==> flow/design.v <==
module div 
	#(
		parameter W=32,
					 CBIT=6		 
	 )
	(
		input wire clk, reset, str_trg,
		input wire [W-1:0] dvsr, dvnd,
		output reg ready, done_trg,
		output wire [W-1:0] quo,rmd
	);
	localparam [1:0]
		idle = 2'b00,
		op = 2'b01,
		last = 2'b10,
		done = 2'b11;
	reg [1:0] state_reg, state_next;
	reg [W-1:0] rh_reg, rh_next, rl_reg, rl_next, rh_tmp, d_reg, d_next;
	reg [CBIT-1:0] n_reg, n_next;
	reg q_bit, start;
	always @ (posedge clk, posedge reset)
		if (reset)
		begin
			state_reg<=idle;
			rh_reg<=0;
			rl_reg<=0;
			d_reg<=0;
			n_reg<=0;
		end
		else
		begin
			state_reg<=state_next;
			rh_reg<=rh_next;
			rl_reg<=rl_next;
			d_reg<=d_next;
			n_reg<=n_next;
		end
		always @*
		begin
			start = str_trg;
			state_next = state_reg;
			ready = 1'b0;
			done_trg = 1'b0;
			rh_next = rh_reg;
			rl_next = rl_reg;
			d_next = d_reg;
			n_next = n_reg;
			case (state_reg)
				idle:
				begin
					ready = 1'b1;
					if (start)
					begin
						rh_next = 0;
						rl_next = dvnd;   
						d_next = dvsr;    
						n_next = W+1;     
						state_next = op;
					end
				end
				op:
				begin
					rl_next  = {rl_reg[W-2:0], q_bit};
					rh_next = {rh_tmp[W-2:0], rl_reg[W-1]};
					n_next = n_reg-1;
					if (n_next==1)
						state_next = last;
				end
				last:  
				begin
					rl_next = {rl_reg[W-2:0], q_bit};
					rh_next = rh_tmp;
					state_next = done;
				end
				done:
				begin
					done_trg = 1'b1;
					state_next = idle;
				end
				default: state_next = idle;
			endcase
		end
		always @*
			if (rh_reg >= d_reg)
			begin
				rh_tmp = rh_reg - d_reg;
				q_bit=1'b1;
			end
			else
			begin
				rh_tmp = rh_reg;
				q_bit = 1'b0;
			end
		assign quo = rl_reg;
		assign rmd = rh_reg;
endmodule
module div_avalon
	#(
		parameter W     = 32,
				  CBIT  = 6		 
	 )
	(
		input wire clk, reset,
		input wire [2:0] div_address,
		input wire div_chipselect,
		input wire div_write,
		input wire [W-1:0] div_writedata,
		output wire [W-1:0] div_readdata,
		output wire div_irq,
		output wire div_rdy
	);
    localparam [2:0]
        SET_DIVIDEND  = 3'h0,
        SET_DIVISOR   = 3'h1,
        START         = 3'h2,
        GET_QUOTIENT  = 3'h3,
        GET_REMAINDER = 3'h4,
        GET_READY     = 3'h5,
        DONE_TRG      = 3'h6;
	wire div_start, div_ready, set_done_trg, clr_done_trg;
	reg [W-1:0] dvnd_reg, dvsr_reg;
	reg done_trg_reg;
	wire [W-1:0] quo, rmd;
	wire wr_en, wr_dvnd, wr_dvsr;
	div #(.W(32), .CBIT(6)) d1
		 ( .clk(clk), .reset(reset), .str_trg(div_start), .dvsr(dvsr_reg), .dvnd(dvnd_reg),   
		   .ready(div_ready), .done_trg(set_done_trg), .quo(quo), .rmd(rmd));         
	always @ (posedge clk, posedge reset)
	begin
		if (reset)
		begin
			dvnd_reg <= 0;
			dvsr_reg <= 0;
			done_trg_reg <= 0;
		end
		else
		begin
			if (wr_dvnd)
				dvnd_reg <= div_writedata;
			if (wr_dvsr)
				dvsr_reg <= div_writedata;
			if (set_done_trg)
				done_trg_reg <= 1'b1;
			else if (clr_done_trg)
				done_trg_reg <= 1'b0;
		end
	end
	assign wr_en = div_write & div_chipselect;
	assign wr_dvnd = (div_address == SET_DIVIDEND) & wr_en;
	assign wr_dvsr = (div_address == SET_DIVISOR) & wr_en;
	assign div_start = (div_address == START) & wr_en;
	assign clr_done_trg = (div_address == DONE_TRG) & wr_en;
	assign div_readdata = (div_address == GET_QUOTIENT) ? quo :
								 (div_address == GET_REMAINDER) ? rmd :
								 (div_address == GET_READY) ? {31'b0, div_ready} : {31'b0, done_trg_reg};
	assign div_rdy = div_ready;
	assign div_irq = done_trg_reg;
endmodule
From RTL to reports: div_avalon
The steps from the RTL of div_avalon to its reports follow in flow order. Line numbers count from 1 in the design file above. Operators carry their Yosys type and port widths (W data, S select, Z words). Cell names lack the library's common part. A cell with n/a has no value.

Top module: div_avalon. Clock input: clk. Cell library: sky130hd. Timing corner: tt_025C_1v80.

Word level
Source: Yosys, flattened and elaborated, memories not mapped. Widths are those after wreduce. Registers that Yosys merges into a memory's read port (data or address) are not register bits. Print and check cells do not count. Equal cells are merged and count once.

The entry for output and inout bits reads 34. Under elaborated cells stands 65. Under register bits after elaboration stands 169. Under input port bits stands 39.

For bitwise logic cells the number is 8. For $add $sub $neg the number is 2. Under multiplexer cells stands 20. The entry for $lt $le $gt $ge reads 1. Under reduce/logical cells stands 12. For equality and inequality tests the number is 13.

Operator list (count): $mux W32 (7); $pmux W32 S3 (1); $pmux W32 S2 (1); $sub A32 B32 Y32 (1); $ge A32 B32 Y1 (1); $pmux W6 S2 (1); $eq A3 B3 Y1 const B (3); $reduce_and A2 Y1 (4); $pmux W2 S4 (1); $eq A3 B2 Y1 const B (2); $reduce_or A3 Y1 (2); $sub A6 B1 Y6 const B (1); $eq A6 B1 Y1 const B (1); $mux W6 (1); $and A1 B1 Y1 (5); $ne A2 B1 Y1 const B (2); $eq A2 B2 Y1 const B (2); $reduce_or A2 Y1 (2); $pmux W1 S2 (2); $mux W2 (2); $mux W1 (4); $not A1 Y1 (3); $eq A3 B1 Y1 const B (1); $logic_not A3 Y1 (1); $reduce_and A3 Y1 (1); $eq A2 B1 Y1 const B (1); $ne A2 B2 Y1 const B (1); $logic_not A2 Y1 (1); $reduce_bool A2 Y1 (1).

Depth
Depth = most cells in a row (Yosys ltp): at word level without a register or memory, in the mapped netlist without a sequential cell, where the memories' decode and read muxes count.

For depth in word-level cells the number is 6. ABC_AREA: 0. Gate-level depth with buffers: 14. The entry for gate-level depth less buffers reads 12.

Synthesis result
Source: synth_stat.txt of the flow (Yosys; design flattened, memories mapped). It holds for the ABC_AREA given above (unset counts as 0); a run with the other value may have another netlist. The area totals of this step are shown rounded.

The entry for mapped flip-flops reads 171. The figure for sequential part of the area is 4280 sq um. The entry for synthesis area reads 9450 sq um. For cells in the netlist the number is 909. Buffer cells: 49.

Cells by type: dfrtp_1 (count 170, total area 4254.08 sq um); mux2_2 (count 99, total area 1.11E+03 sq um); mux2i_1 (count 45, total area 450.432 sq um); ha_1 (count 34, total area 425.408 sq um); o21ai_0 (count 77, total area 385.37 sq um); nand2_1 (count 82, total area 307.795 sq um); a22o_1 (count 32, total area 280.269 sq um); a21oi_1 (count 46, total area 230.221 sq um); inv_1 (count 48, total area 180.173 sq um); nor2_1 (count 39, total area 146.39 sq um); a21o_1 (count 18, total area 135.13 sq um); clkbuf_1 (count 35, total area 131.376 sq um); xnor2_1 (count 15, total area 131.376 sq um); a22oi_1 (count 16, total area 120.115 sq um); xor2_1 (count 10, total area 87.584 sq um); and3_1 (count 10, total area 62.56 sq um); a221o_1 (count 6, total area 60.058 sq um); o221ai_1 (count 6, total area 52.55 sq um).

Other cell types: 47; their cells: 121. By module: a second synthesis without flattening, with its own total; a netlist apart from the flattened one above.

The entry for cell total of the unflattened synthesis reads 939. The entry for area (unflattened synthesis) reads 9550 sq um.

Rows give one instance, submodules left out.

Modules: div (instances 1, cells 748, area 6600 sq um, seq. area 2650 sq um); div_avalon (instances 1, cells 191, area 2950 sq um, seq. area 1630 sq um).

Path before layout
Source: OpenSTA report_checks on the synthesized netlist (no wires, ideal clock, input and output delay 20% of the period each), path of least setup slack; recovery checks are left aside. Register names are those of the netlist, which keeps one name where synthesis merged equal registers.

Kind: input to register. From: input port div_address[1]. To: register d1.rh_reg[30]. Under time at the first pin stands 1000 ps. Period: 5000 ps. Under input delay stands 1000 ps. Buffers on the path: 2. Under path delay stands 2078 ps. Required time: 4872 ps. Driving pins on the path: 9. Setup slack: 1923 ps. The entry for arrival time reads 2950 ps. The figure for setup time is 128 ps. The entry for synthesis period reached reads 3077 ps.

"path delay" = arrival - input delay + setup time. "driving pins on the path" counts driving pins, that of a launching flip-flop among them; a cell with two outputs on the path counts twice. "synthesis period reached" is the clock period less the worst setup slack; recovery checks do not enter. This is arithmetic on one report: input and output delays are still those of the set period (20% each). The rows between start and end are the longest chain of elaborated cells between them; the timing report does not say that the signal goes this way. Where chains are equally long, one stands for them. Each line given opens the expression or statement behind the cell; cells for indexed reads and writes are added by Yosys, which also makes memories of some case tables.

Cells stage by stage: clkbuf_1 nand4b_1 nand2b_1 a21oi_1 clkinv_1 a21o_1 buf_2 a222oi_1 nand2_1. Length of the longest elaborated chain: 4. The entry for elaborated cells on any way between the ends reads 6. For RTL lines with such cells the number is 3. Those cells by class: eq/ne: 2; mux: 2; logic: 1; reduce/logical: 1.

RTL lines, path after synthesis: start, declared (RTL line 104) `input wire [2:0] div_address,`; $eq A3 B2 Y1 (RTL line 151) `assign div_start = (div_address == START) & wr_en;`; $and A1 B1 Y1 (RTL line 151); $mux W32 (RTL line 52) `if (start)`; $pmux W32 S3 (RTL line 48) `case (state_reg)`; end, assigned (RTL line 25) `rh_reg<=0;`; end, assigned (RTL line 33) `rh_reg<=rh_next;`; end, declared (RTL line 18) `reg [W-1:0] rh_reg, rh_next, rl_reg, rl_next, rh_tmp, d_reg, d_next;`.

Timing after layout
Path of least setup slack in the final report of job 1 (OpenROAD, finished layout, wires in). Where an end is a register, its clock arrival counts in the times. The report prints the path's times to 10 ps; the period is as set.

Kind: input to output. From: input port div_address[2]. To: output port div_readdata[20]. Period: 5000 ps. Under input delay stands 1000 ps. Under output delay stands 1000 ps. Buffers on the path: 3. Required time: 4000 ps. Under time at the first pin stands 1000 ps. The entry for arrival time reads 3070 ps. Setup slack: 930 ps. Driving pins on the path: 6.

The rows between start and end are the longest chain of elaborated cells between them; the timing report does not say that the signal goes this way. Where chains are equally long, one stands for them.

Cells stage by stage: clkdlybuf4s50_1 inv_1 nor3_2 buf_4 a22o_1 clkdlybuf4s50_1. Length of the longest elaborated chain: 3. The entry for elaborated cells on any way between the ends reads 4. For RTL lines with such cells the number is 2. Those cells by class: eq/ne: 2; mux: 2.

RTL lines, path after layout: start, declared (RTL line 104) `input wire [2:0] div_address,`; $eq A3 B3 Y1 (RTL line 154) `(div_address == GET_REMAINDER) ? rmd :`; $mux W32 (RTL line 154); $mux W32 (RTL line 153) `assign div_readdata = (div_address == GET_QUOTIENT) ? quo :`; end, declared (RTL line 108) `output wire [W-1:0] div_readdata,`.

Measured results for div_avalon: 5 stored runs of the Yosys and OpenROAD flow on sky130hd. The settings differ; the order carries no meaning. The constraints put input and output delay at 20% of the set period each and load the outputs with 0.01 pF. "achieved clock period" is the run's clock period less its worst setup slack. It is reckoned from that one timing run; input and output delays stay at 20% of the period that was set. By "critical path time" is meant the share of the clock period that the worst setup path is allowed (20% is reserved at inputs, 20% at outputs), minus its slack. Clock arrival times at its registers enter into it. "critical path time" is given in steps of 10 ps. Measured values are rounded.

Job 1 has these settings: CTS_CLUSTER_DIAMETER 364; PLACE_DENSITY_LB_ADDON 0.09; period_ns 5.0; CAP_MARGIN 20; CORE_MARGIN 2; CORE_UTILIZATION 40; SLEW_MARGIN 20. The critical path time is 2070 ps. Type of the worst setup path: input to output. The achieved clock period reads 4075 ps. The std-cell area (final layout) reads 11100 sq um. The sum of negative setup slack reads 0 ps. The full die area comes to 24900 sq um. The setup slack of the worst path comes to 925 ps. The post-layout utilization is 0.477. The netlist area reported by Yosys comes to 9450 sq um.

Job 2 has these settings: CAP_MARGIN 25; CELL_PAD_IN_SITES_DETAIL_PLACEMENT 2; CELL_PAD_IN_SITES_GLOBAL_PLACEMENT 3; CTS_CLUSTER_DIAMETER 364; CTS_CLUSTER_SIZE 12; GPL_ROUTABILITY_DRIVEN 0; GPL_TIMING_DRIVEN 0; MAX_ROUTING_LAYER met5; PLACE_DENSITY_LB_ADDON 0.1; SLEW_MARGIN 25; TNS_END_PERCENT 55; period_ns 5.5; CORE_MARGIN 2; CORE_UTILIZATION 40. The critical path time is 2710 ps. Type of the worst setup path: input to output. The achieved clock period reads 4909 ps. The std-cell area (final layout) reads 11300 sq um. The sum of negative setup slack reads 0 ps. The full die area comes to 24900 sq um. The setup slack of the worst path comes to 591 ps. The post-layout utilization is 0.482. The netlist area reported by Yosys comes to 9450 sq um.

Job 3 has these settings: CORE_UTILIZATION 40; period_ns 2.58; CAP_MARGIN 20; CORE_MARGIN 2; SLEW_MARGIN 20. The critical path time is 2940 ps. Type of the worst setup path: register to register. The achieved clock period reads 2941 ps. The std-cell area (final layout) reads 13300 sq um. The sum of negative setup slack reads -8440 ps. The full die area comes to 24900 sq um. The setup slack of the worst path comes to -361 ps. The post-layout utilization is 0.57. The netlist area reported by Yosys comes to 9450 sq um.

Job 4 has these settings: CTS_CLUSTER_DIAMETER 364; GPL_TIMING_DRIVEN 0; MAX_ROUTING_LAYER met4; PLACE_DENSITY_LB_ADDON 0.09; period_ns 7.31; CAP_MARGIN 20; CORE_MARGIN 2; CORE_UTILIZATION 40; SLEW_MARGIN 20. The critical path time is 2750 ps. Type of the worst setup path: input to output. The achieved clock period reads 5675 ps. The std-cell area (final layout) reads 11200 sq um. The sum of negative setup slack reads 0 ps. The full die area comes to 24900 sq um. The setup slack of the worst path comes to 1630 ps. The post-layout utilization is 0.48. The netlist area reported by Yosys comes to 9450 sq um.

Job 5 has these settings: CORE_UTILIZATION 40; period_ns 4.13; CAP_MARGIN 20; CORE_MARGIN 2; SLEW_MARGIN 20. The critical path time is 1920 ps. Type of the worst setup path: input to output. The achieved clock period reads 3576 ps. The std-cell area (final layout) reads 11100 sq um. The sum of negative setup slack reads 0 ps. The full die area comes to 24900 sq um. The setup slack of the worst path comes to 554 ps. The post-layout utilization is 0.477. The netlist area reported by Yosys comes to 9450 sq um.
